==> flow/design.v <==
module mult(input [3:0] a, input [3:0] b, output reg [8:0] c
    );
always@(*)
c= a*b;
endmodule
module ad(input [8:0] a1, input [8:0] b1, output reg [9:0] c1
    );
always@(*)
c1= a1+b1;
endmodule
module ad2(input [8:0] a2, input [9:0] b2, output reg [10:0] c2
    );
always@(*)
c2= a2+b2;
endmodule
module ad3(input [8:0] a3, input [10:0] b3, output reg [11:0] c3
    );
always@(*)
c3= a3+b3;
endmodule
`timescale 1ns / 1ps
module mem_ram (input clk, wren, 
                input [3:0] d11,input [3:0] d12,input [3:0] d13,input [3:0] d14,input [3:0] d15,input [3:0] d16,input [3:0] d17,input [3:0]d18,
					 input [3:0] d21,input [3:0] d22,input [3:0] d23,input [3:0] d24,input [3:0] d25,input [3:0] d26,input [3:0] d27,input [3:0]d28,
					 input [3:0] d31,input [3:0] d32,input [3:0] d33,input [3:0] d34,input [3:0] d35,input [3:0] d36,input [3:0] d37,input [3:0]d38,
					 input [3:0] d41,input [3:0] d42,input [3:0] d43,input [3:0] d44,input [3:0] d45,input [3:0] d46,input [3:0] d47,input [3:0]d48,
					 input [3:0] r1,input [3:0] r2,
					 input [3:0] r3,input [3:0] r4,
					 output [11:0] w_sum11,
					 output [11:0] w_sum12,
					 output [11:0] w_sum13,
					 output [11:0] w_sum14,
					 output [11:0] w_sum15,
					 output [11:0] w_sum16,
					 output [11:0] w_sum17,
					 output [11:0] w_sum18
					 );
  reg [31:0] mem [3:0];  
  wire [8:0] p11, p21,p31,p41;
  wire [8:0] p12, p22,p32,p42;
  wire [8:0] p13, p23,p33,p43;
  wire [8:0] p14, p24,p34,p44;
  wire [8:0] p15, p25,p35,p45;
  wire [8:0] p16, p26,p36,p46;
  wire [8:0] p17, p27,p37,p47;
  wire [8:0] p18, p28,p38,p48;
wire [9:0] s11,s12,s13,s14,s15,s16,s17,s18;
wire [10:0] s21,s22,s23,s24,s25,s26,s27,s28;
wire [11:0] s31,s32,s33,s34,s35,s36,s37,s38;
  always @(posedge clk) 
      begin
            if (wren) begin
                mem[0][31-:4]<=d11;
					 mem[0][27-:4] <=d12;
					 mem[0][23-:4]<=d13;
					 mem[0][19-:4]<=d14;
					 mem[0][15-:4]<=d15;
					 mem[0][11-:4]<=d16;
					 mem[0][7-:4]<=d17;
					 mem[0][3-:4]<=d18;
					 mem[1][31-:4]<=d21;
					 mem[1][27-:4] <=d22;
					 mem[1][23-:4]<=d23;
					 mem[1][19-:4]<=d24;
					 mem[1][15-:4]<=d25;
					 mem[1][11-:4]<=d26;
					 mem[1][7-:4]<=d27;
					 mem[1][3-:4]<=d28;
					 mem[2][31-:4]<=d31;
					 mem[2][27-:4] <=d32;
					 mem[2][23-:4]<=d33;
					 mem[2][19-:4]<=d34;
					 mem[2][15-:4]<=d35;
					 mem[2][11-:4]<=d36;
					 mem[2][7-:4]<=d37;
					 mem[2][3-:4]<=d38;
					 mem[3][31-:4]<=d41;
					 mem[3][27-:4] <=d42;
					 mem[3][23-:4]<=d43;
					 mem[3][19-:4]<=d44;
					 mem[3][15-:4]<=d45;
					 mem[3][11-:4]<=d46;
					 mem[3][7-:4]<=d47;
					 mem[3][3-:4]<=d48;
            end
		end		 
generate
   mult m11(.a(r1),
				.b(mem[0][31-:4]),
				.c(p11) 
				);
	mult m21(
	         .a(r2),
				.b(mem[1][31-:4]),
				.c(p21)
	         );		
   mult m31(
	         .a(r3),
				.b(mem[2][31-:4]),
				.c(p31)
	         );		
   mult m41(
	         .a(r4),
				.b(mem[3][31-:4]), 
				.c(p41)
	         );	
  ad add11 ( 
            .a1(p11),
				.b1(p21),
				.c1(s11)
           );  
  ad2 add21 (
            .b2(s11),
				.a2(p31),
				.c2(s21)
          );
  ad3 add31 (
             .b3(s21),
				 .a3(p41),
				 .c3(s31)
				 );
    mult m12(.a(r1),
				.b(mem[0][27-:4]),
				.c(p12)
				);
	mult m22(
	         .a(r2),
				.b(mem[1][27-:4]),
				.c(p22)
	         );		
   mult m32(
	         .a(r3),
				.b(mem[2][27-:4]),
				.c(p32)
	         );		
   mult m42(
	         .a(r4),
				.b(mem[3][27-:4]), 
				.c(p42)
	         );	
  ad add12 ( 
            .a1(p12),
				.b1(p22),
				.c1(s12)
           );  
  ad2 add22 (
            .b2(s12),
				.a2(p32),
				.c2(s22)
          );
  ad3 add32 (
             .b3(s22),
				 .a3(p42),
				 .c3(s32)
				 );
   mult m13(.a(r1),
				.b(mem[0][23-:4]),
				.c(p13)
				);
	mult m23(
	         .a(r2),
				.b(mem[1][23-:4]),
				.c(p23)
	         );		
   mult m33(
	         .a(r3),
				.b(mem[2][23-:4]),
				.c(p33)
	         );		
   mult m43(
	         .a(r4),
				.b(mem[3][23-:4]), 
				.c(p43)
	         );	
  ad add13 ( 
            .a1(p13),
				.b1(p23),
				.c1(s13)
           );  
  ad2 add23 (
            .b2(s13),
				.a2(p33),
				.c2(s23)
          );
  ad3 add33 (
             .b3(s23),
				 .a3(p43),
				 .c3(s33)
				 );
  mult m14(.a(r1),
				.b(mem[0][19-:4]),
				.c(p14)
				);
	mult m24(
	         .a(r2),
				.b(mem[1][19-:4]),
				.c(p24)
	         );		
   mult m34(
	         .a(r3),
				.b(mem[2][19-:4]),
				.c(p34)
	         );		
   mult m44(
	         .a(r4),
				.b(mem[3][19-:4]), 
				.c(p44)
	         );	
  ad add14 ( 
            .a1(p14),
				.b1(p24),
				.c1(s14)
           );  
  ad2 add24 (
            .b2(s14),
				.a2(p34),
				.c2(s24)
          );
  ad3 add34 (
             .b3(s24),
				 .a3(p44),
				 .c3(s34)
				 );
  mult m15(.a(r1),
				.b(mem[0][15-:4]),
				.c(p15)
				);
	mult m25(
	         .a(r2),
				.b(mem[1][15-:4]),
				.c(p25)
	         );		
   mult m35(
	         .a(r3),
				.b(mem[2][15-:4]),
				.c(p35)
	         );		
   mult m45(
	         .a(r4),
				.b(mem[3][15-:4]), 
				.c(p45)
	         );	
  ad add15 ( 
            .a1(p15),
				.b1(p25),
				.c1(s15)
           );  
  ad2 add25 (
            .b2(s15),
				.a2(p35),
				.c2(s25)
          );
  ad3 add35 (
             .b3(s25),
				 .a3(p45),
				 .c3(s35)
				 );
   mult m16(.a(r1),
				.b(mem[0][11-:4]),
				.c(p16)
				);
	mult m26(
	         .a(r2),
				.b(mem[1][11-:4]),
				.c(p26)
	         );		
   mult m36(
	         .a(r3),
				.b(mem[2][11-:4]),
				.c(p36)
	         );		
   mult m46(
	         .a(r4),
				.b(mem[3][11-:4]), 
				.c(p46)
	         );	
  ad add16 ( 
            .a1(p16),
				.b1(p26),
				.c1(s16)
           );  
  ad2 add26 (
            .b2(s16),
				.a2(p36),
				.c2(s26)
          );
  ad3 add36 (
             .b3(s26),
				 .a3(p46),
				 .c3(s36)
				 );
   mult m17(.a(r1),
				.b(mem[0][7-:4]),
				.c(p17)
				);
	mult m27(
	         .a(r2),
				.b(mem[1][7-:4]),
				.c(p27)
	         );		
   mult m37(
	         .a(r3),
				.b(mem[2][7-:4]),
				.c(p37)
	         );		
   mult m47(
	         .a(r4),
				.b(mem[3][7-:4]), 
				.c(p47)
	         );	
  ad add17 ( 
            .a1(p17),
				.b1(p27),
				.c1(s17)
           );  
  ad2 add27 (
            .b2(s17),
				.a2(p37),
				.c2(s27)
          );
  ad3 add37 (
             .b3(s27),
				 .a3(p47),
				 .c3(s37)
				 );
  mult m18(.a(r1),
				.b(mem[0][3-:4]),
				.c(p18)
				);
	mult m28(
	         .a(r2),
				.b(mem[1][3-:4]),
				.c(p28)
	         );		
   mult m38(
	         .a(r3),
				.b(mem[2][3-:4]),
				.c(p38)
	         );		
   mult m48(
	         .a(r4),
				.b(mem[3][3-:4]), 
				.c(p48)
	         );	
  ad add18 ( 
            .a1(p18),
				.b1(p28),
				.c1(s18)
           );  
  ad2 add28 (
            .b2(s18),
				.a2(p38),
				.c2(s28)
          );
  ad3 add38 (
             .b3(s28),
				 .a3(p48),
				 .c3(s38)
				 );
assign w_sum11 =s31;
assign w_sum12 =s32;
assign w_sum13 =s33;
assign w_sum14 =s34;
assign w_sum15 =s35;
assign w_sum16 =s36;
assign w_sum17 =s37;
assign w_sum18 =s38;
endgenerate
endmodule
### Step by step through the tools: mem_ram

What the tools print for mem_ram, step after step.
Lines are those of the file above, counted from 1.
Operators: Yosys type, input widths -> output width; for muxes data width and select width s.
Not given: --

| design | value |
|---|---|
| design top | mem_ram |
| clock | clk |
| cell library | sky130hd |
| timing corner | tt_025C_1v80 |

### After elaboration

Counts by Yosys on the flattened word-level netlist (proc, flatten, opt, wreduce). Print and check cells are left out. Cells with the same type and inputs are merged into one.

| cells by class | value |
|---|---|
| $add $sub $neg | 24 |
| multiply operators | 32 |

Operators with widths:

| operator | number |
|---|---|
| $mul 4x4->8 | 32 |
| $add 8x10->11 | 8 |
| $add 8x9->10 | 8 |
| $add 8x8->9 | 8 |

| word-level totals | value |
|---|---|
| register bits | 128 |
| bits of input ports | 146 |
| elaborated cells | 88 |

### Depth

Yosys ltp: most cells in a row. Word level: on the elaborated netlist, between registers, memories and ports. Mapped: between sequential cells and ports; inverters and the memories' decode and read muxes count.

| depth | value |
|---|---|
| depth in word-level cells | 4 |
| ABC_AREA | 0 |
| depth in mapped cells | 19 |
| gate-level depth less buffers | 18 |

### Synthesis result

The flow's flattened synthesis, as Yosys stat reports it; memories are mapped. The netlist is that of the ABC_AREA named above (0 if unset); the other value can give another one.

| synthesis totals | value |
|---|---|
| cell count | 2174 |
| cell area after synthesis | 21848.5 µm² |
| sequential area | 3843.7 µm² |
| flip-flops | 128 |
| buffer cells | 56 |

Cells by type:

| cell type | number | area in all (µm²) |
|---|---|---|
| sky130_fd_sc_hd__fa_1 | 384 | 7.69E+03 |
| sky130_fd_sc_hd__edfxtp_1 | 128 | 3.84E+03 |
| sky130_fd_sc_hd__ha_1 | 288 | 3.6E+03 |
| sky130_fd_sc_hd__and2_1 | 348 | 2.18E+03 |
| sky130_fd_sc_hd__inv_1 | 575 | 2158.32 |
| sky130_fd_sc_hd__nand2_1 | 183 | 686.909 |
| sky130_fd_sc_hd__clkbuf_1 | 48 | 180.173 |
| sky130_fd_sc_hd__a21oi_1 | 35 | 175.168 |
| sky130_fd_sc_hd__xnor2_1 | 20 | 175.168 |
| sky130_fd_sc_hd__xor2_1 | 14 | 122.618 |
| sky130_fd_sc_hd__a21o_1 | 13 | 97.594 |
| sky130_fd_sc_hd__o21a_1 | 12 | 90.086 |
| sky130_fd_sc_hd__o21ai_0 | 16 | 80.077 |
| sky130_fd_sc_hd__a211oi_2 | 6 | 75.072 |
| sky130_fd_sc_hd__buf_4 | 8 | 60.058 |
| sky130_fd_sc_hd__mux2i_1 | 6 | 60.058 |
| sky130_fd_sc_hd__nor2_1 | 16 | 60.058 |
| sky130_fd_sc_hd__a211oi_1 | 7 | 52.55 |

Not listed: further types 23, cells in them 67.
The figures by module come from a second, unflattened synthesis with its own total; it is not the netlist above.

| second synthesis, totals | value |
|---|---|
| cell total of the unflattened synthesis | 3088 |
| area (unflattened synthesis) | 28577.4 µm² |

Rows give one instance, submodules left out.

By module:

| module | instances | cells | area (µm²) |
|---|---|---|---|
| mult | 32 | 53 | 459.2 |
| mem_ram | 1 | 128 | 3843.7 |
| ad3 | 8 | 63 | 475.5 |
| ad2 | 8 | 53 | 431.7 |
| ad | 8 | 42 | 347.8 |

### Worst setup path after synthesis

Path of least setup slack by OpenSTA after synthesis, without wires, with an ideal clock, recovery checks aside; 20% of the period is set as input and as output delay. Where synthesis merged equal registers, the netlist keeps one of their names.

| timing path after synthesis | value |
|---|---|
| path type | input port to output port |
| from | in r4[3] |
| to | out w_sum12[10] |
| clock period | 10000 ps |
| input delay | 2000 ps |
| output delay | 2000 ps |
| arrival time | 6473 ps |
| slack | 1527 ps |
| path delay | 4473 ps |
| driving pins on the path | 16 |
| period reached after synthesis | 8473 ps |

"path delay" = arrival - input delay + setup time.
A path that ends at an output port has no setup time.
"driving pins on the path": output pins that drive a net of the path, with the launching flip-flop's if there is one; two outputs of one cell count as two.
"period reached after synthesis" = period - worst setup slack (recovery checks aside). The figure is calculated, with input and output delays left at 20% of the set period.
Between the ends stands the longest chain of elaborated cells between them, by number of cells; it is not shown to be the way that was timed. Of several equally long chains one is given.
A line is the first line of the expression or statement that the cell stems from. Yosys adds cells for indexed reads and writes and turns some case tables into memories.

| between the ends, after synthesis | value |
|---|---|
| cell sequence | sky130_fd_sc_hd__clkbuf_1 sky130_fd_sc_hd__nand2_1 sky130_fd_sc_hd__fa_1 sky130_fd_sc_hd__fa_1 sky130_fd_sc_hd__inv_1 sky130_fd_sc_hd__fa_1 sky130_fd_sc_hd__fa_1 sky130_fd_sc_hd__fa_1 sky130_fd_sc_hd__inv_1 sky130_fd_sc_hd__fa_1 sky130_fd_sc_hd__inv_1 sky130_fd_sc_hd__ha_1 sky130_fd_sc_hd__a211o_1 sky130_fd_sc_hd__a21oi_2 sky130_fd_sc_hd__a21oi_1 sky130_fd_sc_hd__o21a_1 |
| cells in the longest elaborated chain | 2 |

Ends and longest elaborated chain, after synthesis:

| element | RTL line | text |
|---|---|---|
| start, declared | 28 | `input [3:0] r3,input [3:0] r4,` |
| $mul 4x4->8 | 4 | `c= a*b;` |
| $add 8x10->11 | 19 | `c3= a3+b3;` |
| end, declared | 30 | `output [11:0] w_sum12,` |

### Timing after layout

From the final timing report of job 1: the path of least setup slack in the routed layout; clock arrival at registers is part of the times.
The path's times are printed in steps of 10 ps; the period is the one set.

| timing path post-layout | value |
|---|---|
| path type | input port to output port |
| from | in r4[3] |
| to | out w_sum14[7] |
| clock period | 12600 ps |
| input delay | 2520 ps |
| output delay | 2520 ps |
| arrival time | 8310 ps |
| slack | 1770 ps |
| driving pins on the path | 18 |

Between the ends stands the longest chain of elaborated cells between them, by number of cells; it is not shown to be the way that was timed. Of several equally long chains one is given.

| between the ends, post-layout | value |
|---|---|
| cell sequence | sky130_fd_sc_hd__buf_2 sky130_fd_sc_hd__buf_4 sky130_fd_sc_hd__nand2_1 sky130_fd_sc_hd__fa_1 sky130_fd_sc_hd__fa_1 sky130_fd_sc_hd__inv_1 sky130_fd_sc_hd__fa_1 sky130_fd_sc_hd__fa_1 sky130_fd_sc_hd__fa_1 sky130_fd_sc_hd__inv_1 sky130_fd_sc_hd__fa_1 sky130_fd_sc_hd__inv_1 sky130_fd_sc_hd__ha_1 sky130_fd_sc_hd__o21ai_0 sky130_fd_sc_hd__o21bai_1 sky130_fd_sc_hd__a21oi_1 sky130_fd_sc_hd__xnor2_1 sky130_fd_sc_hd__clkdlybuf4s50_1 |
| cells in the longest elaborated chain | 2 |

Ends and longest elaborated chain, post-layout:

| element | RTL line | text |
|---|---|---|
| start, declared | 28 | `input [3:0] r3,input [3:0] r4,` |
| $mul 4x4->8 | 4 | `c= a*b;` |
| $add 8x10->11 | 19 | `c3= a3+b3;` |
| end, declared | 32 | `output [11:0] w_sum14,` |

FLOW RESULTS
============

Measured results for mem_ram: 5 stored runs of the Yosys and OpenROAD flow on sky130hd. The settings differ; the order carries no meaning. The constraints put input and output delay at 20% of the set period each and load the outputs with 0.01 pF.
"clock period reached" is the run's clock period less its worst setup slack. It is reckoned from that one timing run; input and output delays stay at 20% of the period that was set.
By "time used up by the worst setup path" is meant the share of the clock period that the worst setup path is allowed (20% is reserved at inputs, 20% at outputs), minus its slack. Clock arrival times at its registers enter into it.
"time used up by the worst setup path" is known to 10 ps.

#### Job 1

| setting | value |
|---|---|
| CAP_MARGIN | `30` |
| CELL_PAD_IN_SITES_DETAIL_PLACEMENT | `2` |
| CELL_PAD_IN_SITES_GLOBAL_PLACEMENT | `3` |
| CORE_MARGIN | `7` |
| CORE_UTILIZATION | `18` |
| CTS_CLUSTER_SIZE | `22` |
| GPL_TIMING_DRIVEN | `1` |
| PLACE_DENSITY_LB_ADDON | `0.09` |
| SETUP_SLACK_MARGIN | `0.31` |
| SLEW_MARGIN | `5` |
| TNS_END_PERCENT | `40` |
| period_ns | `12.6` |

| result | value |
|---|---|
| synthesized cell area | 21848.5 µm² |
| die size | 131330.0 µm² |
| standard-cell area of the final layout | 26818.2 µm² |
| utilization after routing | 0.223 |
| setup slack of the critical path | 1773 ps |
| final setup TNS | 0 ps |
| worst-case hold slack | 2531 ps |
| clock period reached | 10827 ps |
| time used up by the worst setup path | 5790 ps |
| kind of the worst setup path | input port to output port |

#### Job 2

| setting | value |
|---|---|
| CORE_UTILIZATION | `54` |
| MAX_ROUTING_LAYER | `met5` |
| PLACE_DENSITY_LB_ADDON | `0.06` |
| SETUP_SLACK_MARGIN | `-0.51` |
| TNS_END_PERCENT | `55` |
| period_ns | `6.54` |
| CAP_MARGIN | `20` |
| CORE_MARGIN | `2` |
| SLEW_MARGIN | `20` |

| result | value |
|---|---|
| synthesized cell area | 21848.5 µm² |
| die size | 42084.5 µm² |
| standard-cell area of the final layout | 29289.3 µm² |
| utilization after routing | 0.735 |
| setup slack of the critical path | -766 ps |
| final setup TNS | -32973 ps |
| worst-case hold slack | 1369 ps |
| clock period reached | 7306 ps |
| time used up by the worst setup path | 4690 ps |
| kind of the worst setup path | input port to output port |

#### Job 3

| setting | value |
|---|---|
| HOLD_SLACK_MARGIN | `0.07` |
| period_ns | `5.6` |
| CAP_MARGIN | `20` |
| CORE_MARGIN | `2` |
| CORE_UTILIZATION | `40` |
| SLEW_MARGIN | `20` |

| result | value |
|---|---|
| synthesized cell area | 21848.5 µm² |
| die size | 56506.0 µm² |
| standard-cell area of the final layout | 30664.4 µm² |
| utilization after routing | 0.569 |
| setup slack of the critical path | -1325 ps |
| final setup TNS | -69402 ps |
| worst-case hold slack | 1174 ps |
| clock period reached | 6925 ps |
| time used up by the worst setup path | 4680 ps |
| kind of the worst setup path | input port to output port |

#### Job 4

| setting | value |
|---|---|
| period_ns | `9.71` |
| CAP_MARGIN | `20` |
| CORE_MARGIN | `2` |
| CORE_UTILIZATION | `40` |
| SLEW_MARGIN | `20` |

| result | value |
|---|---|
| synthesized cell area | 21848.5 µm² |
| die size | 56506.0 µm² |
| standard-cell area of the final layout | 25724.7 µm² |
| utilization after routing | 0.477 |
| setup slack of the critical path | 227 ps |
| final setup TNS | 0 ps |
| worst-case hold slack | 1979 ps |
| clock period reached | 9483 ps |
| time used up by the worst setup path | 5600 ps |
| kind of the worst setup path | input port to output port |

#### Job 5

| setting | value |
|---|---|
| SETUP_SLACK_MARGIN | `-0.64` |
| period_ns | `9.71` |
| CAP_MARGIN | `20` |
| CORE_MARGIN | `2` |
| CORE_UTILIZATION | `40` |
| SLEW_MARGIN | `20` |

| result | value |
|---|---|
| synthesized cell area | 21848.5 µm² |
| die size | 56506.0 µm² |
| standard-cell area of the final layout | 25702.2 µm² |
| utilization after routing | 0.477 |
| setup slack of the critical path | 136 ps |
| final setup TNS | 0 ps |
| worst-case hold slack | 1982 ps |
| clock period reached | 9574 ps |
| time used up by the worst setup path | 5690 ps |
| kind of the worst setup path | input port to output port |
